==> flow/design.v <==
typedef struct packed { logic req; logic [2:0] req_id; logic req_type; logic [63:0] req_data1; logic [63:0] req_data2;} req_pkt_type;
typedef struct packed { logic rsp; logic [2:0] rsp_id; logic [63:0] rsp_data;} rsp_pkt_type;
module execution_unit (
input logic clk,
input logic rst_b,
input logic req,
input logic [2:0] req_id,
input logic req_type,
input logic [63:0] req_data1,
input logic [63:0] req_data2,
output logic fifo_full,
output logic rsp,
output logic [2:0] rsp_id,
output logic [63:0] rsp_data );
req_pkt_type input_req;
rsp_pkt_type output_rsp;
assign input_req = {req, req_id, req_type, req_data1, req_data2};
assign rsp = output_rsp.rsp;
assign rsp_id = output_rsp.rsp_id;
assign rsp_data = output_rsp.rsp_data;
logic write_in, read;
req_pkt_type output_req;
logic mul_req, mul_rsp, mul_grant, mul_free;
logic [2:0] mul_req_id, mul_rsp_id;
logic [63:0] mul_rsp_data;
logic add_req, add_rsp, add_grant, add_free;
logic [2:0] add_req_id, add_rsp_id;
logic [63:0] add_rsp_data;
logic [1:0] rr_req;
logic [1:0] rr_grant;
assign write_in = input_req.req;
inp_fifo i_inp_fifo(.clk(clk), .rst_b(rst_b), .write_in(write_in), .read(read), .input_req(input_req), .output_req(output_req), .fifo_full(fifo_full));
assign read = output_req.req && (mul_req || add_req);
assign mul_req = output_req.req && (output_req.req_type == 1'b1) && mul_free;
mul i_mul (
.clk(clk), .rst_b(rst_b), 
.mul_req(mul_req),
.mul_req_id(output_req.req_id),
.mul_data1(output_req.req_data1),
.mul_data2(output_req.req_data2),
.grant(mul_grant),
.mul_rsp(mul_rsp),
.mul_rsp_id(mul_rsp_id),
.mul_rsp_data(mul_rsp_data),
.mul_free(mul_free)
);
assign add_req = output_req.req && (output_req.req_type == 1'b0) && add_free;
add i_add (
.clk(clk), .rst_b(rst_b), 
.add_req(add_req),
.add_req_id(output_req.req_id),
.add_data1(output_req.req_data1),
.add_data2(output_req.req_data2),
.grant(add_grant),
.add_rsp(add_rsp),
.add_rsp_id(add_rsp_id),
.add_rsp_data(add_rsp_data),
.add_free(add_free)
);
assign rr_req = {mul_rsp, add_rsp};
assign mul_grant = rr_grant[1];
assign add_grant = rr_grant[0];
assign rr_grant = {rr_req[1], rr_req[0] & ~rr_req[1]};
assign output_rsp.rsp = |rr_grant;
assign output_rsp.rsp_id = rr_grant[1] ? mul_rsp_id : rr_grant[0] ? add_rsp_id : '0;
assign output_rsp.rsp_data = rr_grant[1] ? mul_rsp_data : rr_grant[0] ? add_rsp_data : '0;
endmodule
module inp_fifo #(parameter DEPTH = 4, PTR_WIDTH = $clog2(DEPTH))
(
   input  logic   clk,
   input  logic   rst_b,
   input logic    write_in, 
   input logic    read, 
   input req_pkt_type input_req,  
   output req_pkt_type output_req,  
   output logic fifo_full   
);
logic fifo_empty;
logic [DEPTH-1:0][132:0] fifo_mem;  
logic [PTR_WIDTH-1 : 0] rd_ptr;
logic [PTR_WIDTH-1 : 0] wr_ptr;
logic [PTR_WIDTH : 0] count;
always_ff @(posedge clk or negedge rst_b)
begin
   if(~rst_b) begin
      wr_ptr     <= '0;       
      rd_ptr     <= '0;      
      count <= '0;
      fifo_mem <= '0;
   end else begin
   if(read) begin
         rd_ptr <= rd_ptr + 1'b1;                          
   end  
   if(write_in) begin
         fifo_mem[wr_ptr] <= input_req;              
         wr_ptr <= wr_ptr + 1'b1;           
   end
   if(read && !write_in) begin
	  count <= count - 1;
   end   
   else if(write_in && !read) begin
	  count <= count + 1;
   end   
   end
end   
assign output_req = !fifo_empty ? fifo_mem[rd_ptr] : '0;
assign fifo_empty = (count == 0) ? 1'b1 : 1'b0;                            
assign fifo_full = (count == DEPTH) ? 1'b1 : 1'b0;
endmodule
module add (
    input logic clk,
	input logic rst_b,
    input logic add_req,
	input logic [2:0] add_req_id,
	input logic [63:0] add_data1,
	input logic [63:0] add_data2,
	input logic grant,
	output logic add_rsp,
	output logic [2:0] add_rsp_id,
	output logic [63:0] add_rsp_data,
	output logic add_free
);
logic add_req_q;
logic [2:0] add_req_id_q;
logic [63:0] add_data1_q, add_data2_q;
logic add_rsp_prev;
logic [2:0] add_rsp_id_prev;
logic [64:0] add_rsp_data_prev;
always_ff @(posedge clk or negedge rst_b) begin
    if(!rst_b) begin
	    add_free <= 1'b1;
		add_rsp <= '0;
		add_rsp_id <= '0;
		add_rsp_data <= '0;
		add_rsp_prev <= '0;
		add_req_q <= '0;
	end else 
	begin
	    if(add_req) add_free <= 1'b0;
	    add_req_q <= add_req;
		add_req_id_q <= add_req_id;
		add_data1_q <= add_data1;
		add_data2_q <= add_data2;
		add_rsp_prev <= add_req_q;
		add_rsp_id_prev <= add_req_id_q;
		add_rsp_data_prev <= (add_data1_q + add_data2_q);
		if(grant) begin
		    add_free <= 1'b1;
			add_rsp <= 0;
			add_rsp_id <= '0;
			add_rsp_data <= '0;
		end else begin
			if(add_rsp_prev) begin
				add_rsp <= 1'b1;
				add_rsp_id <= add_rsp_id_prev;
				add_rsp_data <= add_rsp_data_prev[63:0];
			end
		end	
    end
end
endmodule
module mul (
    input logic clk,
	input logic rst_b,
    input logic mul_req,
	input logic [2:0] mul_req_id,
	input logic [63:0] mul_data1,
	input logic [63:0] mul_data2,
	input logic grant,
	output logic mul_rsp,
	output logic [2:0] mul_rsp_id,
	output logic [63:0] mul_rsp_data,
	output logic mul_free
);
logic mul_req_q;
logic [2:0] mul_req_id_q;
logic [63:0] mul_data1_q, mul_data2_q;
logic mul_req_q2;
logic [2:0] mul_req_id_q2;
logic [63:0] mul_data1_q2, mul_data2_q2;
logic mul_rsp_prev;
logic [2:0] mul_rsp_id_prev;
logic [128:0] mul_rsp_data_prev;
always_ff @(posedge clk or negedge rst_b) begin
    if(!rst_b) begin
	    mul_free <= 1'b1;
		mul_req_q <= '0;
		mul_req_q2 <= '0;
		mul_rsp <= '0;
		mul_rsp_id <= '0;
		mul_rsp_data <= '0;
		mul_rsp_prev <= '0;
	end else begin
	    if(mul_req) mul_free <= 1'b0;
	    mul_req_q <= mul_req;
		mul_req_id_q <= mul_req_id;
		mul_data1_q <= mul_data1;
		mul_data2_q <= mul_data2;
		mul_req_q2 <= mul_req_q;
		mul_req_id_q2 <= mul_req_id_q;
		mul_data1_q2 <= mul_data1_q;
		mul_data2_q2 <= mul_data2_q;
		mul_rsp_prev <= mul_req_q2;
		mul_rsp_id_prev <= mul_req_id_q2;
		mul_rsp_data_prev <= (mul_data1_q2 * mul_data2_q2);
		if(grant) begin
		    mul_free <= 1'b1;
			mul_rsp <= 0;
			mul_rsp_id <= '0;
			mul_rsp_data <= '0;
		end else begin
			if(mul_rsp_prev) begin
				mul_rsp <= 1'b1;
				mul_rsp_id <= mul_rsp_id_prev;
				mul_rsp_data <= mul_rsp_data_prev[63:0];
			end
		end	
    end
end
endmodule
# From RTL to reports: execution_unit
# What the tools print for execution_unit, step after step.
# Line numbers count from 1 in the design file above.
# Operators: Yosys type, input widths -> output width; for muxes data width and select width s.
# Library cell names are shortened.
design:
  top: "execution_unit"
  clk_port: "clk"
  cell_library: "sky130hd"
  corner: "tt_025C_1v80"

# After elaboration
# Yosys after proc, flatten, opt, wreduce and memory -nomap, before mapping. Memory bits, and registers merged into a memory's read port (data or address), are not among the register bits. Print and check cells are not counted. Equal cells are merged and count once.
op_classes:
  n_div: 0
  shifts: 3
  n_mul: 3
  n_addsub: 6
  n_eq: 1
  compare: 0
  reduce_logical: 17
  n_mux: 25
  bitwise: 6
ops:
  columns: ["operator", "n"]
  rows:
  - ["$mul 64x64->64", 1]
  - ["$shift 133x33->532", 1]
  - ["$shift 133x33->532 const A", 1]
  - ["$shiftx 532x32->133", 1]
  - ["$and 532x532->532", 1]
  - ["$or 532x532->532", 1]
  - ["$not 532->532", 1]
  - ["$mux 64", 6]
  - ["$mux 133", 1]
  - ["$add 64x64->64", 1]
  - ["$mul 2x8->10 const B", 2]
  - ["$neg 32->33", 1]
  - ["$mux 3", 8]
  - ["$reduce_bool 2->1", 5]
  - ["$mux 1", 10]
  - ["$logic_and 1x1->1", 7]
  - ["$add 2x1->2 const B", 2]
  - ["$add 3x1->3 const B", 1]
  - ["$sub 3x1->3 const B", 1]
  - ["$eq 3x3->1 const B", 1]
  - ["$logic_not 3->1", 1]
  - ["$not 1->1", 2]
  - ["$logic_not 1->1", 2]
  - ["$reduce_or 2->1", 1]
  - ["$and 1x1->1", 1]
  - ["$logic_or 1x1->1", 1]
word_totals:
  output_inout_bits: 69
  memories: 0
  ramBits: 0
  clocked_rd_ports_x_width: 0
  ff_bits: 1075
  rom_bits: 0
  latch_bits: 0
  in_bits: 135
  wordCells: 87

# Depth
# Depth = most cells in a row (Yosys ltp): at word level without a register or memory, in the mapped netlist without a sequential cell, where the memories' decode and read muxes count.
logic_depth:
  depth_word: 12
  abc_area: 0
  ltp_mapped: 34
  ltp_nobuf: 31

# Netlist
# Source: synth_stat.txt of the flow (Yosys; design flattened, memories mapped). It holds for the ABC_AREA given above (unset counts as 0); a run with the other value may have another netlist.
by_type:
  columns: ["cell_type", "n", "area_total_um2"]
  rows:
  - ["fa_1", 1833, 3.67E+04]
  - ["dfrtp_1", 680, 1.7E+04]
  - ["edfxtp_1", 393, 1.18E+04]
  - ["inv_1", 1938, 7.27E+03]
  - ["and2_1", 941, 5.89E+03]
  - ["a22o_1", 596, 5.22E+03]
  - ["ha_1", 379, 4.74E+03]
  - ["nand2_1", 1246, 4.68E+03]
  - ["mux4_2", 133, 3E+03]
  - ["clkbuf_1", 620, 2.33E+03]
  - ["xnor2_1", 187, 1.64E+03]
  - ["mux2i_1", 136, 1.36E+03]
  - ["nor2b_1", 149, 932.144]
  - ["nor2_1", 200, 750.72]
  - ["a21oi_1", 134, 670.643]
  - ["xor2_1", 56, 490.47]
  - ["a21o_1", 51, 382.867]
  - ["o21ai_0", 64, 320.307]
# Not listed: further types 56, cells in them 351.
synth_totals:
  mapped_cells: 10087
  seq_area_mm2: 0.0288702
  mapped_area_mm2: 0.107637
  ffs: 1075
  n_buf: 662
# By module: a second synthesis without flattening, with its own total; a netlist apart from the flattened one above.
unflattened:
  hier_cells: 10241
  area_unflattened_mm2: 0.1123302
# Each row is one instance without its submodules.
modules:
  columns: ["module", "mod_seq_area_mm2", "n_inst", "cells", "mod_area_mm2"]
  rows:
  - ["mul", 0.0116825, 1, 7622, 0.0759053]
  - ["inp_fifo", 0.0134879, 1, 1533, 0.0230383]
  - ["add", 0.0077237, 1, 997, 0.0126534]
  - ["execution_unit", 0, 1, 89, 0.0007332]

# Worst setup path after synthesis
# Source: OpenSTA report_checks on the synthesized netlist (no wires, ideal clock, input and output delay 20% of the period each), path of least setup slack; recovery checks are left aside. Register names are those of the netlist, which keeps one name where synthesis merged equal registers.
synth_timing:
  path_type: "flip-flop to flip-flop"
  start: "register i_mul.mul_data2_q2[4]"
  end: "register i_mul.mul_rsp_data_prev[61]"
  t_first_pin_ps: 0
  delay_ps: 8474
  period_ps: 10000
  arrival_ps: 8216
  path_stages: 31
  setup_slack_ps: 1527
  period_less_setup_slack_ps: 8473
# "delay_ps" is the arrival time less input delay plus setup time.
# "path_stages": output pins that drive a net of the path, with the launching flip-flop's if there is one; two outputs of one cell count as two.
# "period_less_setup_slack_ps" = period - worst setup slack (recovery checks aside). The figure is calculated, with input and output delays left at 20% of the set period.
# The rows between start and end are the longest chain of elaborated cells between them; the timing report does not say that the signal goes this way. Where chains are equally long, one stands for them.
# Each line given opens the expression or statement behind the cell; cells for indexed reads and writes are added by Yosys, which also makes memories of some case tables.
synth_between:
  path_cell_list: "edfxtp_1 clkbuf_1 clkbuf_1 nand2_1 fa_1 fa_1 inv_1 fa_1 fa_1 fa_1 inv_1 fa_1 inv_1 fa_1 fa_1 fa_1 inv_1 fa_1 inv_1 ha_1 clkbuf_1 a21o_1 a211oi_1 a211o_1 a21oi_1 nor2b_1 a41oi_1 a211o_1 a31o_2 a21oi_1 xnor2_1"
  elab_chain_len: 1
  cone_cells: 1
synth_rtl:
  columns: ["item", "line_no", "rtl"]
  rows:
  - ["start: declaration", 180, "logic [63:0] mul_data1_q2, mul_data2_q2;"]
  - ["start: assignment", 202, "mul_data2_q2 <= mul_data2_q;"]
  - ["$mul 64x64->64", 205, "mul_rsp_data_prev <= (mul_data1_q2 * mul_data2_q2);"]
  - ["end: assignment", 205, null]
  - ["end: declaration", 183, "logic [128:0] mul_rsp_data_prev;"]

# Timing after layout
# From the final timing report of stored run 1: the path of least setup slack in the routed layout; clock arrival at registers is part of the times.
# The path's times are printed in steps of 10 ps; the period is the one set.
layout_timing:
  path_type: "flip-flop to flip-flop"
  start: "register i_mul.mul_data2_q2[2]"
  end: "register i_mul.mul_rsp_data_prev[61]"
  period_ps: 9760
  t_first_pin_ps: 730
  setup_slack_ps: 290
  path_stages: 32
  arrival_ps: 9940
# The rows between start and end are the longest chain of elaborated cells between them; the timing report does not say that the signal goes this way. Where chains are equally long, one stands for them.
layout_between:
  path_cell_list: "edfxtp_1 buf_4 buf_4 nand2_1 fa_1 fa_1 inv_1 fa_1 fa_1 fa_1 inv_1 fa_1 inv_1 ha_1 ha_1 fa_1 inv_1 fa_1 inv_1 ha_1 a21o_1 a31o_2 o2111ai_1 nor3_1 a21oi_2 buf_12 a41oi_1 buf_4 a211o_1 a31o_2 a21oi_1 xnor2_1"
  elab_chain_len: 1
  cone_cells: 1
layout_rtl:
  columns: ["item", "line_no", "rtl"]
  rows:
  - ["start: declaration", 180, "logic [63:0] mul_data1_q2, mul_data2_q2;"]
  - ["start: assignment", 202, "mul_data2_q2 <= mul_data2_q;"]
  - ["$mul 64x64->64", 205, "mul_rsp_data_prev <= (mul_data1_q2 * mul_data2_q2);"]
  - ["end: assignment", 205, null]
  - ["end: declaration", 183, "logic [128:0] mul_rsp_data_prev;"]

# Flow runs of execution_unit

Measured data: module execution_unit, platform sky130hd, 4 stored runs of the flow under differing settings, order arbitrary. Input and output delays are each 20% of the period that was set; the output load is 0.01 pF.
"achieved_period_ps" = clock period - worst setup slack. The figure is calculated, with input and output delays left at 20% of the set period.

--- stored run 1 ---
==> flow/run.sh <==
#!/bin/bash
# the make line also repeats the synthesis and layout settings of config.mk as NAME=value (left out here)
make -C /OpenROAD-flow-scripts/flow DESIGN_CONFIG=/design/flow/config.mk WORK_HOME=/design/flow/orfs CLKGATE_MAP_FILE= finish
==> flow/config.mk <==
export PLATFORM = sky130hd
export DESIGN_NAME = execution_unit
export DESIGN_NICKNAME = execution_unit
export VERILOG_FILES = /design/flow/design.v
export SDC_FILE = /design/flow/constraint.sdc
export NUM_CORES = 4
export LEC_CHECK = 0
export CAP_MARGIN = 20
export CORE_MARGIN = 2
export CORE_UTILIZATION = 40
export SLEW_MARGIN = 20
==> flow/constraint.sdc <==
create_clock -name core_clock -period 9.76 [get_ports {clk}]
set_input_delay 1.9520 -clock core_clock [delete_from_list [all_inputs] [get_ports {clk}]]
set_output_delay 1.9520 -clock core_clock [all_outputs]
set_load 0.01 [all_outputs]

==> results, as YAML <==
results:
  total_die_area_mm2: 0.273257
  synth_chip_area_mm2: 0.107637
  final_setup_ws_ps: 285
  achieved_period_ps: 9475
  ws_hold_ps: 349
  fin_tns_ps: 0
  finish.stdcell_area_mm2: 0.117618

--- stored run 2 ---
==> flow/run.sh <==
#!/bin/bash
# the make line also repeats the synthesis and layout settings of config.mk as NAME=value (left out here)
make -C /OpenROAD-flow-scripts/flow DESIGN_CONFIG=/design/flow/config.mk WORK_HOME=/design/flow/orfs CLKGATE_MAP_FILE= finish
==> flow/config.mk <==
export PLATFORM = sky130hd
export DESIGN_NAME = execution_unit
export DESIGN_NICKNAME = execution_unit
export VERILOG_FILES = /design/flow/design.v
export SDC_FILE = /design/flow/constraint.sdc
export NUM_CORES = 4
export LEC_CHECK = 0
export CAP_MARGIN = 30
export CELL_PAD_IN_SITES_DETAIL_PLACEMENT = 0
export CELL_PAD_IN_SITES_GLOBAL_PLACEMENT = 2
export CORE_MARGIN = 2
export CORE_UTILIZATION = 23
export CTS_CLUSTER_DIAMETER = 360
export CTS_CLUSTER_SIZE = 27
export HOLD_SLACK_MARGIN = -0.0
export PLACE_DENSITY_LB_ADDON = 0.13
export SLEW_MARGIN = 40
==> flow/constraint.sdc <==
create_clock -name core_clock -period 6.41 [get_ports {clk}]
set_input_delay 1.2820 -clock core_clock [delete_from_list [all_inputs] [get_ports {clk}]]
set_output_delay 1.2820 -clock core_clock [all_outputs]
set_load 0.01 [all_outputs]

==> results, as YAML <==
results:
  total_die_area_mm2: 0.473475
  synth_chip_area_mm2: 0.107637
  final_setup_ws_ps: -2426
  achieved_period_ps: 8836
  ws_hold_ps: 358
  fin_tns_ps: -92434
  finish.stdcell_area_mm2: 0.127076

--- stored run 3 ---
==> flow/run.sh <==
#!/bin/bash
# the make line also repeats the synthesis and layout settings of config.mk as NAME=value (left out here)
make -C /OpenROAD-flow-scripts/flow DESIGN_CONFIG=/design/flow/config.mk WORK_HOME=/design/flow/orfs CLKGATE_MAP_FILE= finish
==> flow/config.mk <==
export PLATFORM = sky130hd
export DESIGN_NAME = execution_unit
export DESIGN_NICKNAME = execution_unit
export VERILOG_FILES = /design/flow/design.v
export SDC_FILE = /design/flow/constraint.sdc
export NUM_CORES = 4
export LEC_CHECK = 0
export CAP_MARGIN = 20
export CORE_MARGIN = 2
export CORE_UTILIZATION = 31
export SLEW_MARGIN = 20
==> flow/constraint.sdc <==
create_clock -name core_clock -period 9.79 [get_ports {clk}]
set_input_delay 1.9580 -clock core_clock [delete_from_list [all_inputs] [get_ports {clk}]]
set_output_delay 1.9580 -clock core_clock [all_outputs]
set_load 0.01 [all_outputs]

==> results, as YAML <==
results:
  total_die_area_mm2: 0.351946
  synth_chip_area_mm2: 0.107637
  final_setup_ws_ps: 356
  achieved_period_ps: 9434
  ws_hold_ps: 347
  fin_tns_ps: 0
  finish.stdcell_area_mm2: 0.11902

--- stored run 4 ---
==> flow/run.sh <==
#!/bin/bash
# the make line also repeats the synthesis and layout settings of config.mk as NAME=value (left out here)
make -C /OpenROAD-flow-scripts/flow DESIGN_CONFIG=/design/flow/config.mk WORK_HOME=/design/flow/orfs CLKGATE_MAP_FILE= finish
==> flow/config.mk <==
export PLATFORM = sky130hd
export DESIGN_NAME = execution_unit
export DESIGN_NICKNAME = execution_unit
export VERILOG_FILES = /design/flow/design.v
export SDC_FILE = /design/flow/constraint.sdc
export NUM_CORES = 4
export LEC_CHECK = 0
export ABC_AREA = 1
export CAP_MARGIN = 5
export CELL_PAD_IN_SITES_DETAIL_PLACEMENT = 2
export CELL_PAD_IN_SITES_GLOBAL_PLACEMENT = 3
export CORE_MARGIN = 2
export CORE_UTILIZATION = 23
export CTS_CLUSTER_SIZE = 69
export GPL_ROUTABILITY_DRIVEN = 0
export MAX_ROUTING_LAYER = met4
export MIN_ROUTING_LAYER = met2
export SETUP_SLACK_MARGIN = 1.56
export SLEW_MARGIN = 20
export TNS_END_PERCENT = 55
==> flow/constraint.sdc <==
create_clock -name core_clock -period 17.3 [get_ports {clk}]
set_input_delay 3.4600 -clock core_clock [delete_from_list [all_inputs] [get_ports {clk}]]
set_output_delay 3.4600 -clock core_clock [all_outputs]
set_load 0.01 [all_outputs]

==> results, as YAML <==
results:
  total_die_area_mm2: 0.492095
  synth_chip_area_mm2: 0.1118948
  final_setup_ws_ps: 7267
  achieved_period_ps: 10033
  ws_hold_ps: 352
  fin_tns_ps: 0
  finish.stdcell_area_mm2: 0.125724
